==> flow/design.v <==
`timescale 1ns / 1ns
module complex_multiplier
    #(parameter integer     OPERAND_WIDTH_A = 16,  
      parameter integer     OPERAND_WIDTH_B = 16,  
      parameter integer     OPERAND_WIDTH_OUT = 32,   
      parameter integer     STAGES = 6,   
      parameter             BLOCKING = 0,
      parameter             ROUND_MODE = 0,
      parameter integer     GROWTH_BITS = 0,   
      parameter             BYTE_ALIGNED = 1,
      localparam            EFF_PORT_WIDTH_A = BYTE_ALIGNED ? ((OPERAND_WIDTH_A*2+15)/16)*16 : OPERAND_WIDTH_A * 2,
      localparam            EFF_PORT_WIDTH_B = BYTE_ALIGNED ? ((OPERAND_WIDTH_B*2+15)/16)*16 : OPERAND_WIDTH_B * 2,
      localparam            EFF_PORT_WIDTH_OUT = BYTE_ALIGNED ? ((OPERAND_WIDTH_OUT*2+15)/16)*16 : OPERAND_WIDTH_OUT * 2
    )
    (   
        input                                           aclk,
        input                                           aresetn,
		input                                           rounding_cy,
        input               [EFF_PORT_WIDTH_A - 1 : 0]    s_axis_a_tdata,
        output reg                                      s_axis_a_tready,
        input                                           s_axis_a_tvalid,
        input               [EFF_PORT_WIDTH_B - 1 : 0]    s_axis_b_tdata,
        output reg                                      s_axis_b_tready,
        input                                           s_axis_b_tvalid,
        output reg  		[EFF_PORT_WIDTH_OUT - 1 : 0]  m_axis_dout_tdata,
        output reg                                      m_axis_dout_tvalid,
        input                                           m_axis_dout_tready
        );
    localparam INPUT_WIDTH_A = OPERAND_WIDTH_A * 2;
    localparam INPUT_WIDTH_B = OPERAND_WIDTH_B * 2;
    localparam OUTPUT_WIDTH  = OPERAND_WIDTH_OUT * 2;
    localparam TRUNC_BITS = (INPUT_WIDTH_A + INPUT_WIDTH_B - OUTPUT_WIDTH)/2 + 1 + GROWTH_BITS;
    localparam OUTPUT_PADDING = EFF_PORT_WIDTH_OUT - OUTPUT_WIDTH;
    localparam CALCULATION_STAGES = 6;    
    reg        [STAGES : 0]                     tvalid;
    reg        [EFF_PORT_WIDTH_OUT-1:0]         tdata [STAGES-2:0];
    wire signed [OPERAND_WIDTH_A-1:0] a_r = s_axis_a_tdata[OPERAND_WIDTH_A - 1 : 0];
    wire signed [OPERAND_WIDTH_A-1:0] a_i = s_axis_a_tdata[EFF_PORT_WIDTH_A / 2 + OPERAND_WIDTH_A - 1 : EFF_PORT_WIDTH_A / 2];
    wire signed [OPERAND_WIDTH_B-1:0] b_r = s_axis_b_tdata[OPERAND_WIDTH_B - 1 : 0];
    wire signed [OPERAND_WIDTH_B-1:0] b_i = s_axis_b_tdata[EFF_PORT_WIDTH_B / 2 + OPERAND_WIDTH_B - 1 : EFF_PORT_WIDTH_B / 2];
    reg signed [OPERAND_WIDTH_A + OPERAND_WIDTH_B : 0] mult_r, mult_i, mult_0, common, common_r1, common_r2, p_r_int, p_i_int;
    reg signed [OPERAND_WIDTH_A - 1 : 0] a_r_d, a_i_d, a_r_dd, a_i_dd, a_r_ddd, a_i_ddd, a_r_dddd, a_i_dddd;
    reg signed [OPERAND_WIDTH_B - 1 : 0] b_r_d, b_i_d, b_r_dd, b_i_dd, b_r_ddd, b_i_ddd;
    reg                          a_valid_d, b_valid_d;
    reg signed [OPERAND_WIDTH_A : 0] a_dd_common;
    reg signed [OPERAND_WIDTH_B : 0] a_dd_r, a_dd_i;
    reg        [STAGES - 1 : 0]  rounding_cy_buf ;
    wire signed [OPERAND_WIDTH_OUT - 1 : 0] result_r;
    wire signed [OPERAND_WIDTH_OUT - 1 : 0] result_i;
    wire signed [OPERAND_WIDTH_A + OPERAND_WIDTH_B + 1 - 1 : 0] temp1, temp2;
    localparam rounding_cy_buf_index = CALCULATION_STAGES - 1;
    wire signed [OPERAND_WIDTH_A + OPERAND_WIDTH_B + 1 - 1 : 0] rounding_cy_extended = {{(OPERAND_WIDTH_A + OPERAND_WIDTH_B){1'b0}}, rounding_cy_buf[rounding_cy_buf_index]};
	if (ROUND_MODE == 0 || TRUNC_BITS == 0) begin
        assign temp1 = p_r_int >>> TRUNC_BITS;
        assign temp2 = p_i_int >>> TRUNC_BITS;
		assign result_r = temp1[OPERAND_WIDTH_OUT - 1 : 0];
		assign result_i = temp2[OPERAND_WIDTH_OUT - 1 : 0];    
	end
	else begin
        wire signed [OPERAND_WIDTH_A + OPERAND_WIDTH_B + 1 - 1 : 0] point5_correction = {{(OPERAND_WIDTH_A + OPERAND_WIDTH_B + 1 - TRUNC_BITS){1'b0}}, 1'b0, {(TRUNC_BITS-1){1'b1}}} + rounding_cy_extended;
        assign temp1 = (p_r_int + point5_correction) >>> TRUNC_BITS;
        assign temp2 = (p_i_int + point5_correction) >>> TRUNC_BITS;
		assign result_r = temp1[OPERAND_WIDTH_OUT-1:0];
		assign result_i = temp2[OPERAND_WIDTH_OUT-1:0];    
	end
    integer i;
    always @(posedge aclk) begin
        if (!aresetn) begin
            tvalid <= 0;
            a_valid_d <= 0;
            b_valid_d <= 0;
            m_axis_dout_tvalid <= 0;
        end
        else begin
            a_valid_d <= s_axis_a_tvalid;
            b_valid_d <= s_axis_b_tvalid;
            a_r_d <= a_r;
            a_i_d <= a_i;
            b_r_d <= b_r;
            b_i_d <= b_i;
            if (ROUND_MODE == 1)
                rounding_cy_buf[0] <= rounding_cy;
            else if (ROUND_MODE == 2)   
                rounding_cy_buf[0] <= ~rounding_cy_buf[0];
            if (BLOCKING == 1 && m_axis_dout_tready == 0 && m_axis_dout_tvalid == 1) begin 
                m_axis_dout_tvalid <= 0;
                m_axis_dout_tdata <= {(OUTPUT_WIDTH){1'b0}};
                s_axis_a_tready <= 0;
                s_axis_b_tready <= 0;
            end
            else begin
                s_axis_a_tready <= 1;
                s_axis_b_tready <= 1;
                a_dd_common <= a_r_d - a_i_d;
                a_r_dd <= a_r_d;
                a_i_dd <= a_i_d;
                b_r_dd <= b_r_d;
                b_i_dd <= b_i_d;
                a_r_ddd <= a_r_dd;
                a_i_ddd <= a_i_dd;
                b_r_ddd <= b_r_dd;
                b_i_ddd <= b_i_dd;
                mult_0 <= a_dd_common * b_i_dd;
                a_r_dddd <= a_r_ddd;
                a_i_dddd <= a_i_ddd;
                a_dd_r <= b_r_ddd - b_i_ddd;
                a_dd_i <= b_r_ddd + b_i_ddd;
                common <= mult_0;
                mult_r <= a_dd_r * a_r_dddd;
                mult_i <= a_dd_i * a_i_dddd;
                common_r1 <= common;
                common_r2 <= common;
                p_r_int <= mult_r + common_r1;
                p_i_int <= mult_i + common_r2;
                for (i = 1; i<STAGES; i = i + 1) begin
                    rounding_cy_buf[i] <= rounding_cy_buf[i-1];
                end
                tvalid[0] <= a_valid_d & b_valid_d;
                for (i = 1; i<(STAGES); i = i+1) begin
                    tvalid[i] <= tvalid[i-1];
                end
                m_axis_dout_tvalid <= tvalid[STAGES-2];
                if (STAGES > CALCULATION_STAGES) begin
                    tdata[0] <= {{(OUTPUT_PADDING/2){result_i[OPERAND_WIDTH_OUT - 1]}}, result_i,
                        {(OUTPUT_PADDING/2){result_r[OPERAND_WIDTH_OUT - 1]}}, result_r};
                    for (i = 1; i<(STAGES-CALCULATION_STAGES); i = i+1) begin
                        tdata[i] <= tdata[i-1];
                    end
                    m_axis_dout_tdata <= tdata[STAGES - CALCULATION_STAGES - 1];
                end
                else begin
                     m_axis_dout_tdata <= {{(OUTPUT_PADDING/2){result_i[OPERAND_WIDTH_OUT - 1]}}, result_i,
                         {(OUTPUT_PADDING/2){result_r[OPERAND_WIDTH_OUT - 1]}}, result_r};
                end
            end
        end
    end
endmodule
Appendix: tool output

From RTL to reports: complex_multiplier:

Tool output for the design above before and after an edit, in the order of the flow.
Lines under "unedited" count in the file above, lines under "edited" in the edited file.
"difference": "edited" minus "unedited" as printed here. "relative change": 100 x difference / "unedited".
Operators carry their Yosys type and port widths (W data, S select, Z words).
Cell names lack the library's common part.
Not given: --

* top: complex_multiplier
* clock port: aclk
* standard-cell library: sky130hd
* timing corner: tt_025C_1v80

The edit:

The edit as a unified diff against the file above.
A script made this edit. It changes what the design does and was not meant as an optimisation.

```diff
@@ -1,5 +1,5 @@
 `timescale 1ns / 1ns
 module complex_multiplier
-    #(parameter integer     OPERAND_WIDTH_A = 16,  
+    #(parameter integer     OPERAND_WIDTH_A = 24,  
       parameter integer     OPERAND_WIDTH_B = 16,  
       parameter integer     OPERAND_WIDTH_OUT = 32,   
```

Word-level counts:

Source: Yosys, flattened and elaborated, memories not mapped. Widths are those after wreduce; folded enables and synchronous resets count as part of the registers. Registers that Yosys merges into a memory's read port (data or address) are not register bits. Print and check cells do not count. Equal cells are merged and count once.

Word-level totals
* flip-flop bits (word level): unedited 578, edited 706, difference +128, relative change +22.15%
* input port bits: unedited 70, edited 86, difference +16, relative change +22.86%
* output and inout port bits: unedited 67, edited 67, difference 0, relative change 0.00%
* cells after elaboration: unedited 38, edited 38, difference 0, relative change 0.00%

Operators by class
* add/subtract/negate cells: unedited 5, edited 5, difference 0, relative change 0.00%
* $mul: unedited 3, edited 3, difference 0, relative change 0.00%
* bitwise operators: unedited 1, edited 1, difference 0, relative change 0.00%

Operator list
* $mul A17 B16 Y33: unedited 3, edited 0, difference -3, relative change -100.00%
* $add A33 B33 Y33: unedited 2, edited 0, difference -2, relative change -100.00%
* $add A41 B41 Y41: unedited 0, edited 2, difference +2
* $mul A17 B24 Y41: unedited 0, edited 2, difference +2
* $sub A16 B16 Y17: unedited 2, edited 1, difference -1, relative change -50.00%
* $mul A25 B16 Y41: unedited 0, edited 1, difference +1
* $sub A24 B24 Y25: unedited 0, edited 1, difference +1

Unchanged operator kinds not shown: 2.

Logic depth:

Yosys ltp: most cells in a row. Word level: on the elaborated netlist, between registers, memories and ports. Mapped: between sequential cells and ports; inverters and the memories' decode and read muxes count.

Logic depth
* depth in word-level cells: unedited 1, edited 1, difference 0, relative change 0.00%
* ABC_AREA: unedited 0, edited 0
* depth in mapped cells: unedited 25, edited 25, difference 0, relative change 0.00%
* depth with buffers taken out: unedited 24, edited 24, difference 0, relative change 0.00%

After synthesis:

The flow's flattened synthesis, as Yosys stat reports it; memories are mapped. The netlist is that of the ABC_AREA named above (0 if unset); the other value can give another one.

Cell types
* fa_1: unedited 833, edited 1193, difference +360, relative change +43.22%
* inv_1: unedited 988, edited 1304, difference +316, relative change +31.98%
* nand2_1: unedited 432, edited 729, difference +297, relative change +68.75%
* edfxtp_1: unedited 567, edited 679, difference +112, relative change +19.75%
* and2_1: unedited 406, edited 518, difference +112, relative change +27.59%
* ha_1: unedited 362, edited 432, difference +70, relative change +19.34%
* clkbuf_1: unedited 125, edited 184, difference +59, relative change +47.20%
* a21oi_1: unedited 137, edited 157, difference +20, relative change +14.60%
* xnor2_1: unedited 151, edited 164, difference +13, relative change +8.61%
* xor2_1: unedited 45, edited 57, difference +12, relative change +26.67%
* o21ai_0: unedited 80, edited 89, difference +9, relative change +11.25%
* nor3_1: unedited 31, edited 40, difference +9, relative change +29.03%
* nand2b_1: unedited 29, edited 38, difference +9, relative change +31.03%
* o211ai_1: unedited 8, edited 15, difference +7, relative change +87.50%
* a21o_1: unedited 70, edited 76, difference +6, relative change +8.57%
* nand3_1: unedited 37, edited 31, difference -6, relative change -16.22%
* o21bai_1: unedited 27, edited 21, difference -6, relative change -22.22%
* and3_1: unedited 14, edited 20, difference +6, relative change +42.86%

Unchanged cell types not shown: 13.
The list need not be complete.

Synthesis totals
* mapped cells: unedited 4754, edited 6200, difference +1446, relative change +30.42%
* mapped area (um2): unedited 53356.2, edited 68939.9, difference +15583.7, relative change +29.21%
* sequential area (um2): unedited 17186.5, edited 20549.7, difference +3363.2, relative change +19.57%
* flip-flops: unedited 575, edited 687, difference +112, relative change +19.48%
* buffers: unedited 131, edited 187, difference +56, relative change +42.75%

Worst setup path after synthesis:

OpenSTA on the mapped netlist: ideal clock, no wires. The path of least setup slack (recovery checks aside). Input and output delay are each 20% of the period. Register names are those of the netlist, which keeps one name where synthesis merged equal registers.

Timing post-synthesis
* kind: unedited register to register, edited register to register
* start point: unedited register b_i_dd[1], edited register b_i_dd[1]
* end point: unedited register mult_0[32], edited register mult_0[40]
* period (ns): unedited 8.0, edited 8.0, difference 0.0, relative change 0.00%
* setup time (ns): unedited 0.260, edited 0.260, difference 0.000
* launch time at the first pin (ns): unedited 0.000, edited 0.000, difference 0.000
* data arrival time (ns): unedited 6.046, edited 6.160, difference +0.114, relative change +1.89%
* required time (ns): unedited 7.740, edited 7.740, difference 0.000, relative change 0.00%
* slack (ns): unedited 1.694, edited 1.580, difference -0.114
* path delay (ns): unedited 6.306, edited 6.420, difference +0.114, relative change +1.81%
* stages: unedited 22, edited 24, difference +2, relative change +9.09%
* path buffers: unedited 1, edited 1, difference 0, relative change 0.00%
* synthesis period reached (ns): unedited 6.306, edited 6.42, difference +0.114, relative change +1.81%

"path delay" is the arrival time less input delay plus setup time.
"stages" counts driving pins, that of a launching flip-flop among them; a cell with two outputs on the path counts twice.
"synthesis period reached" is the clock period less the worst setup slack; recovery checks do not enter. This is arithmetic on one report: input and output delays are still those of the set period (20% each).
The rows between start and end are the longest chain of elaborated cells between them; the timing report does not say that the signal goes this way. Where chains are equally long, one stands for them.
Each line given opens the expression or statement behind the cell; cells for indexed reads and writes are added by Yosys, which also makes memories of some case tables.

Between the ends, post-synthesis, unedited:
* path through: edfxtp_1 > clkbuf_1 > nand2_1 > inv_1 > fa_1 > fa_1 > fa_1 > fa_1 > fa_1 > inv_1 > fa_1 > inv_1 > ha_1 > nand2_1 > or2_2 > nor3_1 > a21oi_1 > o31ai_1 > o41ai_1 > o21bai_1 > a21oi_1 > xnor2_1
* cells in the longest elaborated chain: 1
* elaborated cells on any way between the ends: 1
* source lines of those cells: 1
* those cells by class: 1 x mul

RTL lines, path post-synthesis, unedited
* start: declaration: RTL line 43 `reg signed [OPERAND_WIDTH_B - 1 : 0] b_r_d, b_i_d, b_r_dd, b_i_dd, b_r_ddd, b_i_ddd;`
* start: assignment: RTL line 98 `b_i_dd <= b_i_d;`
* $mul A17 B16 Y33: RTL line 103 `mult_0 <= a_dd_common * b_i_dd;`
* end: assignment: RTL line 103
* end: declaration: RTL line 41 `reg signed [OPERAND_WIDTH_A + OPERAND_WIDTH_B : 0] mult_r, mult_i, mult_0, common, common_r1, common_r2, p_r_i ...`

Between the ends, post-synthesis, edited:
* path through: edfxtp_1 > clkbuf_1 > nand2_1 > inv_1 > fa_1 > inv_1 > fa_1 > inv_1 > fa_1 > fa_1 > fa_1 > inv_1 > fa_1 > inv_1 > ha_1 > a21oi_1 > o221ai_1 > a221o_1 > a211o_1 > a311oi_2 > o31ai_2 > a41oi_1 > o21bai_1 > xnor2_1
* cells in the longest elaborated chain: 1
* elaborated cells on any way between the ends: 1
* source lines of those cells: 1
* those cells by class: 1 x mul

RTL lines, path post-synthesis, edited
* start: declaration: RTL line 43 `reg signed [OPERAND_WIDTH_B - 1 : 0] b_r_d, b_i_d, b_r_dd, b_i_dd, b_r_ddd, b_i_ddd;`
* start: assignment: RTL line 98 `b_i_dd <= b_i_d;`
* $mul A25 B16 Y41: RTL line 103 `mult_0 <= a_dd_common * b_i_dd;`
* end: assignment: RTL line 103
* end: declaration: RTL line 41 `reg signed [OPERAND_WIDTH_A + OPERAND_WIDTH_B : 0] mult_r, mult_i, mult_0, common, common_r1, common_r2, p_r_i ...`

Timing after layout:

From the final timing report of the runs of set A: the path of least setup slack in the routed layout; clock arrival at registers is part of the times.

Timing post-layout
* kind: unedited register to register, edited register to register
* start point: unedited register a_dd_common[9], edited register a_dd_common[11]
* end point: unedited register mult_0[32], edited register mult_0[37]
* period (ns): unedited 7.26, edited 7.26, difference 0.00, relative change 0.00%
* setup time (ns): unedited 0.26, edited 0.25, difference -0.01
* launch time at the first pin (ns): unedited 0.65, edited 0.64, difference -0.01, relative change -1.54%
* data arrival time (ns): unedited 7.32, edited 7.33, difference +0.01, relative change +0.14%
* required time (ns): unedited 7.64, edited 7.66, difference +0.02, relative change +0.26%
* slack (ns): unedited 0.32, edited 0.33, difference +0.01
* stages: unedited 22, edited 23, difference +1, relative change +4.55%
* path buffers: unedited 1, edited 2, difference +1, relative change +100.00%

The rows between start and end are the longest chain of elaborated cells between them; the timing report does not say that the signal goes this way. Where chains are equally long, one stands for them.

Between the ends, post-layout, unedited:
* path through: edfxtp_1 > nand2_1 > fa_1 > inv_1 > fa_1 > fa_1 > fa_1 > fa_1 > inv_1 > fa_1 > inv_1 > ha_1 > a21o_1 > a21oi_1 > o221ai_1 > a21oi_1 > o31ai_1 > buf_4 > o41ai_1 > o21bai_1 > a21oi_1 > xnor2_1
* cells in the longest elaborated chain: 1
* elaborated cells on any way between the ends: 1
* source lines of those cells: 1
* those cells by class: 1 x mul

RTL lines, path post-layout, unedited
* start: declaration: RTL line 45 `reg signed [OPERAND_WIDTH_A : 0] a_dd_common;`
* start: assignment: RTL line 94 `a_dd_common <= a_r_d - a_i_d;`
* $mul A17 B16 Y33: RTL line 103 `mult_0 <= a_dd_common * b_i_dd;`
* end: assignment: RTL line 103
* end: declaration: RTL line 41 `reg signed [OPERAND_WIDTH_A + OPERAND_WIDTH_B : 0] mult_r, mult_i, mult_0, common, common_r1, common_r2, p_r_i ...`

Between the ends, post-layout, edited:
* path through: edfxtp_1 > buf_4 > nand2_1 > fa_1 > inv_1 > fa_1 > fa_1 > fa_1 > fa_1 > inv_1 > fa_1 > inv_1 > ha_1 > a21oi_1 > o221ai_1 > a21oi_1 > nor2_1 > a211oi_1 > buf_4 > a31oi_2 > a211oi_2 > o21bai_2 > xor2_1
* cells in the longest elaborated chain: 1
* elaborated cells on any way between the ends: 1
* source lines of those cells: 1
* those cells by class: 1 x mul

RTL lines, path post-layout, edited
* start: declaration: RTL line 45 `reg signed [OPERAND_WIDTH_A : 0] a_dd_common;`
* start: assignment: RTL line 94 `a_dd_common <= a_r_d - a_i_d;`
* $mul A25 B16 Y41: RTL line 103 `mult_0 <= a_dd_common * b_i_dd;`
* end: assignment: RTL line 103
* end: declaration: RTL line 41 `reg signed [OPERAND_WIDTH_A + OPERAND_WIDTH_B : 0] mult_r, mult_i, mult_0, common, common_r1, common_r2, p_r_i ...`

Flow runs:

Both versions went through the flow (Yosys, OpenROAD) with the same settings in each pair. Constraints: input delay and output delay 20% of the set period each, output load 0.01 pF.

Settings, set A:
* CORE_UTILIZATION: 40
* period_ns: 7.26
* CAP_MARGIN: 20
* CORE_MARGIN: 2
* SLEW_MARGIN: 20

Final reports, set A
* netlist area reported by Yosys (um2): unedited 53356.2, edited 68939.9, difference +15583.7, relative change +29.21%
* overall die area (um2): unedited 136327.0, edited 175687.0, difference +39360.0, relative change +28.87%
* utilization in the final report (%): unedited 44.6, edited 45.0, difference +0.4
* worst setup slack after layout (ns): unedited 0.320, edited 0.330, difference +0.010

Settings, set B:
* CAP_MARGIN: 20
* CORE_ASPECT_RATIO: 1.95
* CORE_MARGIN: 7
* CORE_UTILIZATION: 54
* CTS_CLUSTER_DIAMETER: 163
* CTS_CLUSTER_SIZE: 46
* GPL_ROUTABILITY_DRIVEN: 1
* MIN_ROUTING_LAYER: met2
* PLACE_DENSITY_LB_ADDON: 0.17
* SETUP_SLACK_MARGIN: -0.56
* SLEW_MARGIN: 0
* period_ns: 12.2

Final reports, set B
* netlist area reported by Yosys (um2): unedited 53356.2, edited 68939.9, difference +15583.7, relative change +29.21%
* overall die area (um2): unedited 108299.0, edited 138428.0, difference +30129.0, relative change +27.82%
* utilization in the final report (%): unedited 57.9, edited 57.5, difference -0.4
* worst setup slack after layout (ns): unedited 4.567, edited 3.559, difference -1.008
